==> flow/design.v <==
`timescale 1ns / 1ps
module clock(clk, reset, freq, clk_en);
	input clk;
	input reset;
	input [31:0] freq;
	output clk_en;
	reg clk_temp;
	reg [26:0] counter;
	wire [26:0]	cycles;
	assign clk_en = clk_temp;
	assign cycles = (100000000 / freq) - 1;
	always @ (posedge clk) begin
		if (reset) begin
			counter <= 0;
			clk_temp <= 0;
		end
		else begin
		counter <= counter + 1;
		if (counter == cycles) begin
			clk_temp <= 1;
			counter <= 0;
		end
		else
			clk_temp <= 0;
		end
	end
endmodule
`timescale 1ns / 1ps
module hvsync_generator(clk, reset, en, vga_h_sync, vga_v_sync, inDisplayArea, CounterX, CounterY);
input clk;
input reset;
input en;
output vga_h_sync, vga_v_sync;
output reg inDisplayArea;
output [9:0] CounterX;
output [9:0] CounterY;
reg [9:0] CountX;
reg [9:0] CountY;
assign CounterX = PixelX;
assign CounterY = PixelY;
reg [9:0] PixelX;
reg [9:0] PixelY;
parameter CountXmaxed = 799;  
parameter CountYmaxed = 524;  
parameter hpulse = 96; 	 
parameter vpulse = 2; 	 
parameter hbp = 144; 	 
parameter hfp = 784; 	 
parameter vbp = 35; 		 
parameter vfp = 515; 	 
always @(posedge clk)
	if (reset) begin
		CountX <= 0;
		CountY <= 0;
	end
	else if (en)
	if(CountX < CountXmaxed)
		CountX <= CountX + 1;
	else 	
	begin
		CountX <= 0;
		if (CountY < CountYmaxed)
			CountY <= CountY + 1;
		else
			CountY <= 0;
	end
assign vga_h_sync = (CountX < hpulse) ? 0:1;
assign vga_v_sync = (CountY < vpulse) ? 0:1;
always @(posedge clk)
	if (reset) begin
		inDisplayArea <= 0;
		PixelX <= 0;
		PixelY <= 0;
	end
	else if (en)
	if(CountX >= hbp && CountX < hfp && CountY >= vbp && CountY < vfp) begin
		inDisplayArea <= 1;
		PixelX <= CountX - hbp;
		PixelY <= CountY - vbp;
	end
	else begin
		inDisplayArea <= 0;
		PixelX <= 0;
		PixelY <= 0;
	end
endmodule
`timescale 1ns / 1ps
module pieces(encoding, PixelX, PixelY, display);
	input [41:0] encoding;
	input [9:0] PixelX;
	input [9:0] PixelY;
	output display;
	reg [5:0] coordinate;
	always @* begin
		coordinate <= ((PixelX-145) / 50) + 7 * ((PixelY-90) / 50);
	end
	assign display = encoding[coordinate];
endmodule
`timescale 1ns / 1ps
module finish(encoding, pos, done);
	input [41:0] encoding;
	input [5:0] pos;
	output reg done;
	always @* begin
		if (encoding[pos+1] && encoding[pos+2] && encoding[pos+3] && (pos%7 < 4))
			done <= 1;
		else if (encoding[pos-1] && encoding[pos+1] && encoding[pos+2] && (pos%7 < 5) && (pos%7 > 0))
			done <= 1;
		else if (encoding[pos-2] && encoding[pos-1] && encoding[pos+1] && (pos%7 < 6) && (pos%7 > 1))
			done <= 1;
		else if (encoding[pos-3] && encoding[pos-2] && encoding[pos-1] && (pos%7 > 2))
			done <= 1;
		else if (encoding[pos+7] && encoding[pos+14] && encoding[pos+21] && (pos < 21))
			done <= 1;
		else if (encoding[pos+8] && encoding[pos+16] && encoding[pos+24] && (pos%7 < 4) && (pos < 21))
			done <= 1;
		else if (encoding[pos-8] && encoding[pos+8] && encoding[pos+16] && (pos%7 < 5) && (pos%7 > 0) && (pos < 28) && (pos > 6))
			done <= 1;
		else if (encoding[pos-16] && encoding[pos-8] && encoding[pos+8] && (pos%7 < 6) && (pos%7 > 1) && (pos < 35) && (pos > 13))
			done <= 1;
		else if (encoding[pos-24] && encoding[pos-16] && encoding[pos-8] && (pos%7 > 2) && (pos > 20))
			done <= 1;
		else if (encoding[pos+6] && encoding[pos+12] && encoding[pos+18] && (pos%7 > 2) && (pos < 21))
			done <= 1;
		else if (encoding[pos-6] && encoding[pos+6] && encoding[pos+12] && (pos%7 > 1) && (pos%7 < 6) && (pos < 28) && (pos > 6))
			done <= 1;
		else if (encoding[pos-12] && encoding[pos-6] && encoding[pos+6] && (pos%7 > 0) && (pos%7 < 5) && (pos < 35) && (pos > 13))
			done <= 1;
		else if (encoding[pos-18] && encoding[pos-12] && encoding[pos-6] && (pos%7 < 4) && (pos > 20))
			done <= 1;
		else 
			done <= 0;
	end
endmodule
`timescale 1ns / 1ps
module vga(clk, rst, reset, btnL, btnR, btnD, vga_h_sync, vga_v_sync, vga_R, vga_G, vga_B);
	input clk, rst, reset, btnL, btnR, btnD;
	output vga_h_sync, vga_v_sync;
	output [2:0] vga_R;
	output [2:0] vga_G;
	output [1:0] vga_B;
	wire inDisplayArea;
	wire [9:0] PixelX;
	wire [9:0] PixelY;
	wire clk_px;
	wire rDisplay, yDisplay, rFinish, yFinish;
	clock clkpx (.clk(clk), .reset(rst), .freq(25000000), .clk_en(clk_px));
	hvsync_generator syncgen(.clk(clk), .reset(rst), .en(clk_px), .vga_h_sync(vga_h_sync), .vga_v_sync(vga_v_sync), 
	.inDisplayArea(inDisplayArea), .CounterX(PixelX), .CounterY(PixelY));
	reg [41:0] red;
	reg [41:0] ylw;
	reg [3:0] col;
	reg [2:0] columnA;
	reg [2:0] columnB;
	reg [2:0] columnC;
	reg [2:0] columnD;
	reg [2:0] columnE;
	reg [2:0] columnF;
	reg [2:0] columnG;
	reg player;
	reg [5:0] coordinate;
	reg [5:0] prev_coordinate;
	reg [2:0] height;
	reg winner;
	reg rw;
	reg yw;
	pieces redpieces (.encoding(red_q), .PixelX(PixelX), .PixelY(PixelY), .display(rDisplay));
	pieces ylwpieces (.encoding(ylw_q), .PixelX(PixelX), .PixelY(PixelY), .display(yDisplay));
	finish rwins (.encoding(red_q), .pos(coordinate_q), .done(rFinish));
	finish ywins (.encoding(ylw_q), .pos(coordinate_q), .done(yFinish));
	reg [2:0] vga_R;
	reg [2:0] vga_G;
	reg [1:0] vga_B;
	always @(posedge clk) begin
		if (rst) begin
			vga_R = 3'b000;
			vga_G = 3'b000;
			vga_B = 2'b00;
		end
		else if(inDisplayArea) begin
			if (PixelX > 145 && PixelX < 495 && PixelY > 40 && PixelY < 90 &&
				(PixelX - 145 > col_q * 50) && (PixelX - 145 < (col_q+1) * 50)) begin
				if (player_q) begin
					vga_R = 3'b111;
					vga_G = 3'b000;
					vga_B = 2'b00;
				end
				else begin
					vga_R = 3'b111;
					vga_G = 3'b111;
					vga_B = 2'b00;
				end
			end
			else if (PixelX >= 145 && PixelX <= 495 && PixelY >= 90 && PixelY <= 390) begin
				if ((PixelX-45) % 50 == 0 || (PixelY-40) %50 == 0) begin
					vga_R = 3'b000;
					vga_G = 3'b000;
					vga_B = 2'b00;
				end
				else if (rDisplay) begin
					vga_R = 3'b111;
					vga_G = 3'b000;
					vga_B = 2'b00;
				end
				else if (yDisplay) begin
					vga_R = 3'b111;
					vga_G = 3'b111;
					vga_B = 2'b00;
				end
				else begin
					vga_R = 3'b000;
					vga_G = 3'b111;
					vga_B = 2'b11;
				end
			end
			else begin
				if (PixelX > 545 && PixelX < 595 && PixelY > 340 && PixelY < 390)
					if (rw_q) begin
						vga_R = 3'b111;
						vga_G = 3'b000;
						vga_B = 2'b00;
					end
					else if (yw_q) begin
						vga_R = 3'b111;
						vga_G = 3'b111;
						vga_B = 2'b00;
					end
					else begin
						vga_R = 3'b000;
						vga_G = 3'b111;
						vga_B = 2'b00;
					end
				else begin
					vga_R = 3'b111;
					vga_G = 3'b111;
					vga_B = 2'b11;
				end
			end
		end
		else begin
			vga_R = 3'b000;
			vga_G = 3'b000;
			vga_B = 2'b00;
		end
	end
	localparam DIV_BITS = 6;
	wire [DIV_BITS:0] clk_dv_inc;
	reg [DIV_BITS-1:0]  clk_dv;
   reg         clk_en;
   reg         clk_en_d;
   assign clk_dv_inc = clk_dv + 1;
   always @ (posedge clk) begin
		if (rst) begin
			clk_dv   <= 0;
			clk_en   <= 0;
			clk_en_d <= 0;
		end
		else begin
			clk_dv   <= clk_dv_inc[DIV_BITS-1:0];
			clk_en   <= clk_dv_inc[DIV_BITS];
			clk_en_d <= clk_en;
		end
	end
	reg [3:0]   step_reset;
	reg [3:0]	step_left;
	reg [3:0]	step_right;
	reg [3:0]	step_down;
   always @ (posedge clk)
		if (rst)
		begin
			step_reset <= 4'b0;
			step_left  <= 4'b0;
			step_right <= 4'b0;
			step_down  <= 4'b0;
		end
		else if (clk_en)
		begin
			step_reset[3:0]  <= {reset, step_reset[3:1]};
			step_left[3:0]  <= {btnL, step_left[3:1]};
			step_right[3:0]  <= {btnR, step_right[3:1]};
			step_down[3:0]  <= {btnD, step_down[3:1]};
		end
	reg [41:0] red_q;
	reg [41:0] ylw_q;
	reg [3:0] col_q;
	reg player_q;
	reg [5:0] coordinate_q;
	reg rw_q;
	reg yw_q;
	always @ (posedge clk) begin
		red = red_q;
		ylw = ylw_q;
		col = col_q;
		player = player_q;
		coordinate = coordinate_q;
		rw = rw_q;
		yw = yw_q;
		if (rst) begin
			red = 42'b0000111_0000000_0000000_0000000_0000000_0000000;
			ylw = 42'b0000000_0000111_0000000_0000000_0000000_0000000;
			col = 3;
			columnA = 2;
			columnB = 2;
			columnC = 2;
			columnD = 0;
			columnE = 0;
			columnF = 0;
			columnG = 0;
			player = 1;
			winner = 0;
			coordinate = 0;
			rw = 0;
			yw = 0;
		end
		else if(~step_reset[0] & step_reset[1] & step_reset[2] & clk_en_d) begin
			red = 42'b0;
			ylw = 42'b0;
			col = 3;
			columnA = 0;
			columnB = 0;
			columnC = 0;
			columnD = 0;
			columnE = 0;
			columnF = 0;
			columnG = 0;
			player = 1;
			winner = 0;
			coordinate = 0;
			rw = 0;
			yw = 0;
		end
		else if(~step_left[0] & step_left[1] & step_left[2] & clk_en_d) begin
			if (col == 0)
				col = 0;
			else
				col = col - 1;
		end
		else if(~step_right[0] & step_right[1] & step_right[2] & clk_en_d) begin
			if (col == 6)
				col = 6;
			else
				col = col + 1;
		end
		else if(~step_down[0] & step_down[1] & step_down[2] & clk_en_d) begin
			case (col)
				0 : height = columnA;
				1 : height = columnB;
				2 : height = columnC;
				3 : height = columnD;
				4 : height = columnE;
				5 : height = columnF;
				6 : height = columnG;
				default : height = 0;
			endcase
			if (height == 6)
				;
			else begin
				coordinate = col + 7*(5-height);
				if (player) begin
					red[coordinate] = 1;
				end
				else begin
					ylw[coordinate] = 1;
				end
				player = ~player;
				case (col)
					0 : columnA = height + 1;
					1 : columnB = height + 1;
					2 : columnC = height + 1;
					3 : columnD = height + 1;
					4 : columnE = height + 1;
					5 : columnF = height + 1;
					6 : columnG = height + 1;
					default : ;
				endcase
			end
			if (~winner) 
				if(rFinish && player) begin
					rw = 1;
					winner =1;
				end
				else if (yFinish && ~player) begin
					yw = 1;
					winner =1;
				end
		end
		red_q <= red;
		ylw_q <= ylw;
		col_q <= col;
		player_q <= player;
		coordinate_q <= coordinate;
		rw_q <= rw;
		yw_q <= yw;
	end
endmodule
Step by step through the tools: vga. The steps from the RTL of vga to its reports follow in flow order. Lines are those of the file above, counted from 1. Operators carry their Yosys type and port widths (W data, S select, Z words). Cell names lack the library's common part. The mark -- stands for no value.

Top module: vga. Clock input: clk. Cell library: sky130hd. Library corner: tt_025C_1v80.

Word level. Yosys after proc, flatten, opt, wreduce and memory -nomap, before mapping. Memory bits, and registers merged into a memory's read port (data or address), are not among the register bits. Print and check cells are not counted. Equal cells are merged and count once.

Under word width x clocked read ports stands 0. The figure for memory bits (writable) is 0. For bits in read-only memories the number is 0. The entry for cells after elaboration reads 471. For bits in latches the number is 0. The figure for register bits after elaboration is 220. Input port bits: 6. The figure for output and inout bits is 10. Memories kept: 0.

The figure for equality and inequality tests is 12. Shift-type cells: 45. The figure for multiplexer cells is 103. Multipliers: 4. Under div/mod/pow operators stands 5. For add/sub/neg operators the number is 38. The entry for reductions and logical operators reads 163. For order comparisons the number is 34. For bitwise logic cells the number is 30.

Operator list (number): $shiftx A42 B8 Y1 (24); $shiftx A42 B7 Y1 (18); $div A32 B6 Y32 const B (2); $mod A32 B6 Y32 const B (2); $mux W38 (6); $mux W31 (6); $mul A32 B5 Y31 const B (1); $logic_and A1 B1 Y1 (130); $mul A3 B32 Y6 const A (1); $lt A32 B3 Y1 const B (3); $mod A6 B3 Y32 const B (1); $and A42 B42 Y42 (2); $or A42 B42 Y42 (2); $shiftx A42 B6 Y1 (2); $reduce_and A5 Y1 (15); $gt A32 B1 Y1 const B (2); $logic_not A32 Y1 (2); $mux W3 (20); $lt A10 B10 Y1 const B (5); $mux W2 (23); $shift A1 B7 Y42 const A (1); $not A42 Y42 (1); $mux W10 (4); $mux W1 (39); $mul A4 B5 Y9 const B (1); $gt A32 B10 Y1 (1); $gt A32 B2 Y1 const B (1); $lt A32 B32 Y1 (1).

Not listed: further kinds 61, cells in them 118.

Depth. Depth = most cells in a row (Yosys ltp): at word level without a register or memory, in the mapped netlist without a sequential cell, where the memories' decode and read muxes count.

Depth in word-level cells: 24. Under ABC_AREA stands 0. Under mapped depth stands 40. For depth with buffers taken out the number is 38.

Netlist. Source: synth_stat.txt of the flow (Yosys; design flattened, memories mapped). It holds for the ABC_AREA given above (unset counts as 0); a run with the other value may have another netlist. Totals and module areas in this step are rounded.

Cell types: dfxtp_1 (number 215, area in all 4.3E+03 um2); mux4_2 (number 136, area in all 3.06E+03 um2); ha_1 (number 135, area in all 1689.12 um2); mux2i_1 (number 131, area in all 1.31E+03 um2); nor2_1 (number 344, area in all 1.29E+03 um2); a21oi_1 (number 237, area in all 1.19E+03 um2); nand2_1 (number 233, area in all 874.589 um2); xnor2_1 (number 96, area in all 840.806 um2); o21ai_0 (number 162, area in all 810.778 um2); xor2_1 (number 53, area in all 464.195 um2); mux2_2 (number 40, area in all 450.432 um2); clkbuf_1 (number 117, area in all 439.171 um2); inv_1 (number 92, area in all 345.331 um2); nand3_1 (number 63, area in all 315.302 um2); nor3_1 (number 63, area in all 315.302 um2); o211ai_1 (number 39, area in all 292.781 um2); nor2b_1 (number 39, area in all 243.984 um2); fa_1 (number 12, area in all 240.23 um2).

Not listed: further types 93, cells in them 606.

The entry for sequential part of the area reads 0.0043 mm2. The entry for mapped cells reads 2813. Flip-flops: 215. For buffers the number is 170. The figure for mapped area is 0.0231 mm2.

The figures by module come from a second, unflattened synthesis with its own total; it is not the netlist above.

For cells (unflattened synthesis) the number is 8570. Area total of the unflattened synthesis: 0.0631 mm2.

Each row is one instance without its submodules.

By module: clock (cells 5049, sequential area 0.000561 mm2, times used 1, area 0.0333 mm2); finish (cells 615, sequential area 0 mm2, times used 2, area 0.00567 mm2); vga (cells 1246, sequential area 0.00292 mm2, times used 1, area 0.0101 mm2); pieces (cells 398, sequential area 0 mm2, times used 2, area 0.00303 mm2); hvsync_generator (cells 249, sequential area 0.000821 mm2, times used 1, area 0.00218 mm2).

Path before layout. OpenSTA on the mapped netlist: ideal clock, no wires. The path of least setup slack (recovery checks aside). Input and output delay are each 20% of the period. Register names are those of the netlist, which keeps one name where synthesis merged equal registers.

Kind: register to register. Start: reg syncgen.PixelY[2]. End: reg vga_B[0]. The entry for delay of the path reads 8.220 ns. Under data arrival time stands 8.141 ns. Period: 10.0 ns. Path slack: 1.780 ns. Data required time: 9.921 ns. For path buffers the number is 1. The figure for time at the first pin is 0.000 ns. The figure for stages is 31. Library setup time: 0.079 ns. The entry for period reached after synthesis reads 8.22 ns.

"delay of the path" = arrival - input delay + setup time. "stages": output pins that drive a net of the path, with the launching flip-flop's if there is one; two outputs of one cell count as two. "period reached after synthesis" = period - worst setup slack (recovery checks aside). The figure is calculated, with input and output delays left at 20% of the set period. Between the ends stands the longest chain of elaborated cells between them, by number of cells; it is not shown to be the way that was timed. Of several equally long chains one is given. A line is the first line of the expression or statement that the cell stems from. Yosys adds cells for indexed reads and writes and turns some case tables into memories. At most two assigning lines are given for a register; there are more.

Cells stage by stage: dfxtp_1 -> clkbuf_1 -> inv_1 -> ha_1 -> nor2b_1 -> o21ai_1 -> xor2_1 -> xnor2_1 -> a31oi_1 -> maj3_1 -> o221ai_1 -> a31oi_1 -> a211oi_2 -> a31oi_1 -> xnor2_1 -> nand2_1 -> o21ba_2 -> xnor2_1 -> and3_1 -> o31a_1 -> fa_1 -> fa_1 -> fa_1 -> xor2_1 -> mux4_2 -> o21ai_0 -> o22ai_1 -> a211oi_1 -> and2_1 -> o211ai_1 -> a211oi_2. Cells in the longest elaborated chain: 9. Elaborated cells on any way between the ends: 30. RTL lines with such cells: 8. Those cells by class: 3 x add/sub; 1 x mul; 2 x div; 6 x compare; 2 x shift; 5 x mux; 11 x reduce/logical.

RTL lines, path post-synthesis: start: declaration (line 42) `reg [9:0] PixelY;`; start: assignment (line 73) `PixelY <= 0;`; start: assignment (line 79) `PixelY <= CountY - vbp;`; $sub A10 B7 Y11 (line 95) `coordinate <= ((PixelX-145) / 50) + 7 * ((PixelY-90) / 50);`; $div A32 B6 Y32 (line 95); $mul A3 B32 Y6 (line 95); $add A6 B6 Y6 (line 95); $shiftx A42 B6 Y1 (line 97) `assign display = encoding[coordinate];`; $mux W2 (line 205) `else if (yDisplay) begin`; $mux W2 (line 200) `else if (rDisplay) begin`; $mux W2 (line 195) `if ((PixelX-45) % 50 == 0 || (PixelY-40) %50 == 0) begin`; $mux W2 (line 194) `else if (PixelX >= 145 && PixelX <= 495 && PixelY >= 90 && PixelY <= 390) begin`; end: assignment (line 191) `vga_B = 2'b00;`; end: assignment (line 198) `vga_B = 2'b00;`; end: declaration (line 141) `output [1:0] vga_B;`.

Path in the finished layout. Path of least setup slack in the final report of run 1 (OpenROAD, finished layout, wires in). Where an end is a register, its clock arrival counts in the times.

Kind: register to register. Start: reg syncgen.PixelY[2]. End: reg vga_B[0]. For path buffers the number is 0. Data required time: 16.66 ns. Under data arrival time stands 9.96 ns. Path slack: 6.70 ns. The figure for time at the first pin is 0.54 ns. Library setup time: 0.07 ns. The figure for stages is 30. Period: 16.2 ns.

Between the ends stands the longest chain of elaborated cells between them, by number of cells; it is not shown to be the way that was timed. Of several equally long chains one is given. At most two assigning lines are given for a register; there are more.

Cells stage by stage: dfxtp_1 -> inv_1 -> ha_1 -> nor2b_1 -> o21ai_1 -> xor2_1 -> xnor2_1 -> a31oi_1 -> maj3_1 -> o221ai_1 -> a31oi_1 -> a211oi_2 -> a31oi_1 -> xnor2_1 -> nand2_1 -> o21ba_2 -> xnor2_1 -> and3_1 -> o31ai_1 -> ha_1 -> ha_1 -> ha_1 -> mux4_2 -> mux4_2 -> nand2_1 -> o22ai_1 -> a211oi_1 -> and2_1 -> o211ai_1 -> a211oi_2. Cells in the longest elaborated chain: 9. Elaborated cells on any way between the ends: 30. RTL lines with such cells: 8. Those cells by class: 3 x add/sub; 1 x mul; 2 x div; 6 x compare; 2 x shift; 5 x mux; 11 x reduce/logical.

RTL lines, path after layout: start: declaration (line 42) `reg [9:0] PixelY;`; start: assignment (line 73) `PixelY <= 0;`; start: assignment (line 79) `PixelY <= CountY - vbp;`; $sub A10 B7 Y11 (line 95) `coordinate <= ((PixelX-145) / 50) + 7 * ((PixelY-90) / 50);`; $div A32 B6 Y32 (line 95); $mul A3 B32 Y6 (line 95); $add A6 B6 Y6 (line 95); $shiftx A42 B6 Y1 (line 97) `assign display = encoding[coordinate];`; $mux W2 (line 205) `else if (yDisplay) begin`; $mux W2 (line 200) `else if (rDisplay) begin`; $mux W2 (line 195) `if ((PixelX-45) % 50 == 0 || (PixelY-40) %50 == 0) begin`; $mux W2 (line 194) `else if (PixelX >= 145 && PixelX <= 495 && PixelY >= 90 && PixelY <= 390) begin`; end: assignment (line 191) `vga_B = 2'b00;`; end: assignment (line 198) `vga_B = 2'b00;`; end: declaration (line 141) `output [1:0] vga_B;`.

==> runs of vga <==
Record of 6 stored runs of the RTL-to-layout flow on vga, platform sky130hd. The runs are unordered. Constraints: input delay and output delay 20% of the set period each, output load 0.01 pF. By "period reached" is meant the clock period of the run minus its worst setup slack. This is arithmetic on one report: input and output delays are still those of the set period (20% each). "worst setup path time" = time allowed to the worst setup path (clock period - input delay - output delay, where it has them) - its slack; a late launch clock adds to it, a late capture clock takes from it. "total power of the final layout" rests on the timing tool's default activity at the inputs, not on a simulated workload. Values from the reports are rounded here.

Run 1 has these settings: CELL_PAD_IN_SITES_DETAIL_PLACEMENT 2; CELL_PAD_IN_SITES_GLOBAL_PLACEMENT 2; CORE_MARGIN 10; CORE_UTILIZATION 43; CTS_CLUSTER_DIAMETER 319; HOLD_SLACK_MARGIN 0.23; MAX_ROUTING_LAYER met4; PLACE_DENSITY_LB_ADDON 0.11; SLEW_MARGIN 30; TNS_END_PERCENT 45; period_ns 16.2; CAP_MARGIN 20. The synthesized cell area is 0.0231 mm2. For the area inside the die boundary the run shows 0.0635 mm2. The measured std-cell area (final layout) is 0.0246 mm2. For the post-route utilization the run shows 46.6%. The smallest setup slack comes to 6.70 ns. The setup total negative slack stands at 0.000 ns. The worst hold slack stands at 0.449 ns. For the total power of the final layout the run shows 1.18 mW. The measured period reached is 9.502 ns. The worst setup path time is 9.50 ns. Class of the worst setup path: register to register.

Run 2 has these settings: CORE_UTILIZATION 18; period_ns 9.52; CAP_MARGIN 20; CORE_MARGIN 2; SLEW_MARGIN 20. The synthesized cell area is 0.0231 mm2. For the area inside the die boundary the run shows 0.131 mm2. The measured std-cell area (final layout) is 0.0257 mm2. For the post-route utilization the run shows 20.2%. The smallest setup slack comes to 0.742 ns. The setup total negative slack stands at 0.000 ns. The worst hold slack stands at 0.439 ns. For the total power of the final layout the run shows 1.90 mW. The measured period reached is 8.778 ns. The worst setup path time is 8.78 ns. Class of the worst setup path: register to register.

Run 3 has these settings: CORE_ASPECT_RATIO 0.64; CORE_UTILIZATION 16; CTS_CLUSTER_DIAMETER 272; CTS_CLUSTER_SIZE 47; GPL_ROUTABILITY_DRIVEN 0; PLACE_DENSITY_LB_ADDON 0.11; SETUP_SLACK_MARGIN 2.83; TNS_END_PERCENT 95; period_ns 15.2; CAP_MARGIN 20; CORE_MARGIN 2; SLEW_MARGIN 20. The synthesized cell area is 0.0231 mm2. For the area inside the die boundary the run shows 0.148 mm2. The measured std-cell area (final layout) is 0.0256 mm2. For the post-route utilization the run shows 17.9%. The smallest setup slack comes to 5.60 ns. The setup total negative slack stands at 0.000 ns. The worst hold slack stands at 0.460 ns. For the total power of the final layout the run shows 0.914 mW. The measured period reached is 9.601 ns. The worst setup path time is 9.60 ns. Class of the worst setup path: register to register.

Run 4 has these settings: CORE_UTILIZATION 40; period_ns 5.4; CAP_MARGIN 20; CORE_MARGIN 2; SLEW_MARGIN 20. The synthesized cell area is 0.0231 mm2. For the area inside the die boundary the run shows 0.0598 mm2. The measured std-cell area (final layout) is 0.027 mm2. For the post-route utilization the run shows 47.0%. The smallest setup slack comes to -1.76 ns. The setup total negative slack stands at -5.02 ns. The worst hold slack stands at 0.441 ns. For the total power of the final layout the run shows 3.49 mW. The measured period reached is 7.157 ns. The worst setup path time is 7.16 ns. Class of the worst setup path: register to register.

Run 5 has these settings: CAP_MARGIN 35; CELL_PAD_IN_SITES_DETAIL_PLACEMENT 0; CELL_PAD_IN_SITES_GLOBAL_PLACEMENT 3; CORE_MARGIN 7; CORE_UTILIZATION 43; CTS_CLUSTER_DIAMETER 319; CTS_CLUSTER_SIZE 42; HOLD_SLACK_MARGIN 0.23; MAX_ROUTING_LAYER met4; PLACE_DENSITY_LB_ADDON 0.23; SLEW_MARGIN 30; TNS_END_PERCENT 45; period_ns 16.2. The synthesized cell area is 0.0231 mm2. For the area inside the die boundary the run shows 0.0605 mm2. The measured std-cell area (final layout) is 0.024 mm2. For the post-route utilization the run shows 45.4%. The smallest setup slack comes to 6.82 ns. The setup total negative slack stands at 0.000 ns. The worst hold slack stands at 0.452 ns. For the total power of the final layout the run shows 0.833 mW. The measured period reached is 9.377 ns. The worst setup path time is 9.38 ns. Class of the worst setup path: register to register.

Run 6 has these settings: CAP_MARGIN 25; CELL_PAD_IN_SITES_DETAIL_PLACEMENT 2; CELL_PAD_IN_SITES_GLOBAL_PLACEMENT 2; CORE_MARGIN 3; CORE_UTILIZATION 35; CTS_CLUSTER_DIAMETER 333; CTS_CLUSTER_SIZE 45; MAX_ROUTING_LAYER met4; SLEW_MARGIN 10; period_ns 8.16. The synthesized cell area is 0.0231 mm2. For the area inside the die boundary the run shows 0.0692 mm2. The measured std-cell area (final layout) is 0.0245 mm2. For the post-route utilization the run shows 37.8%. The smallest setup slack comes to 0.256 ns. The setup total negative slack stands at 0.000 ns. The worst hold slack stands at 0.460 ns. For the total power of the final layout the run shows 1.65 mW. The measured period reached is 7.904 ns. The worst setup path time is 7.90 ns. Class of the worst setup path: register to register.
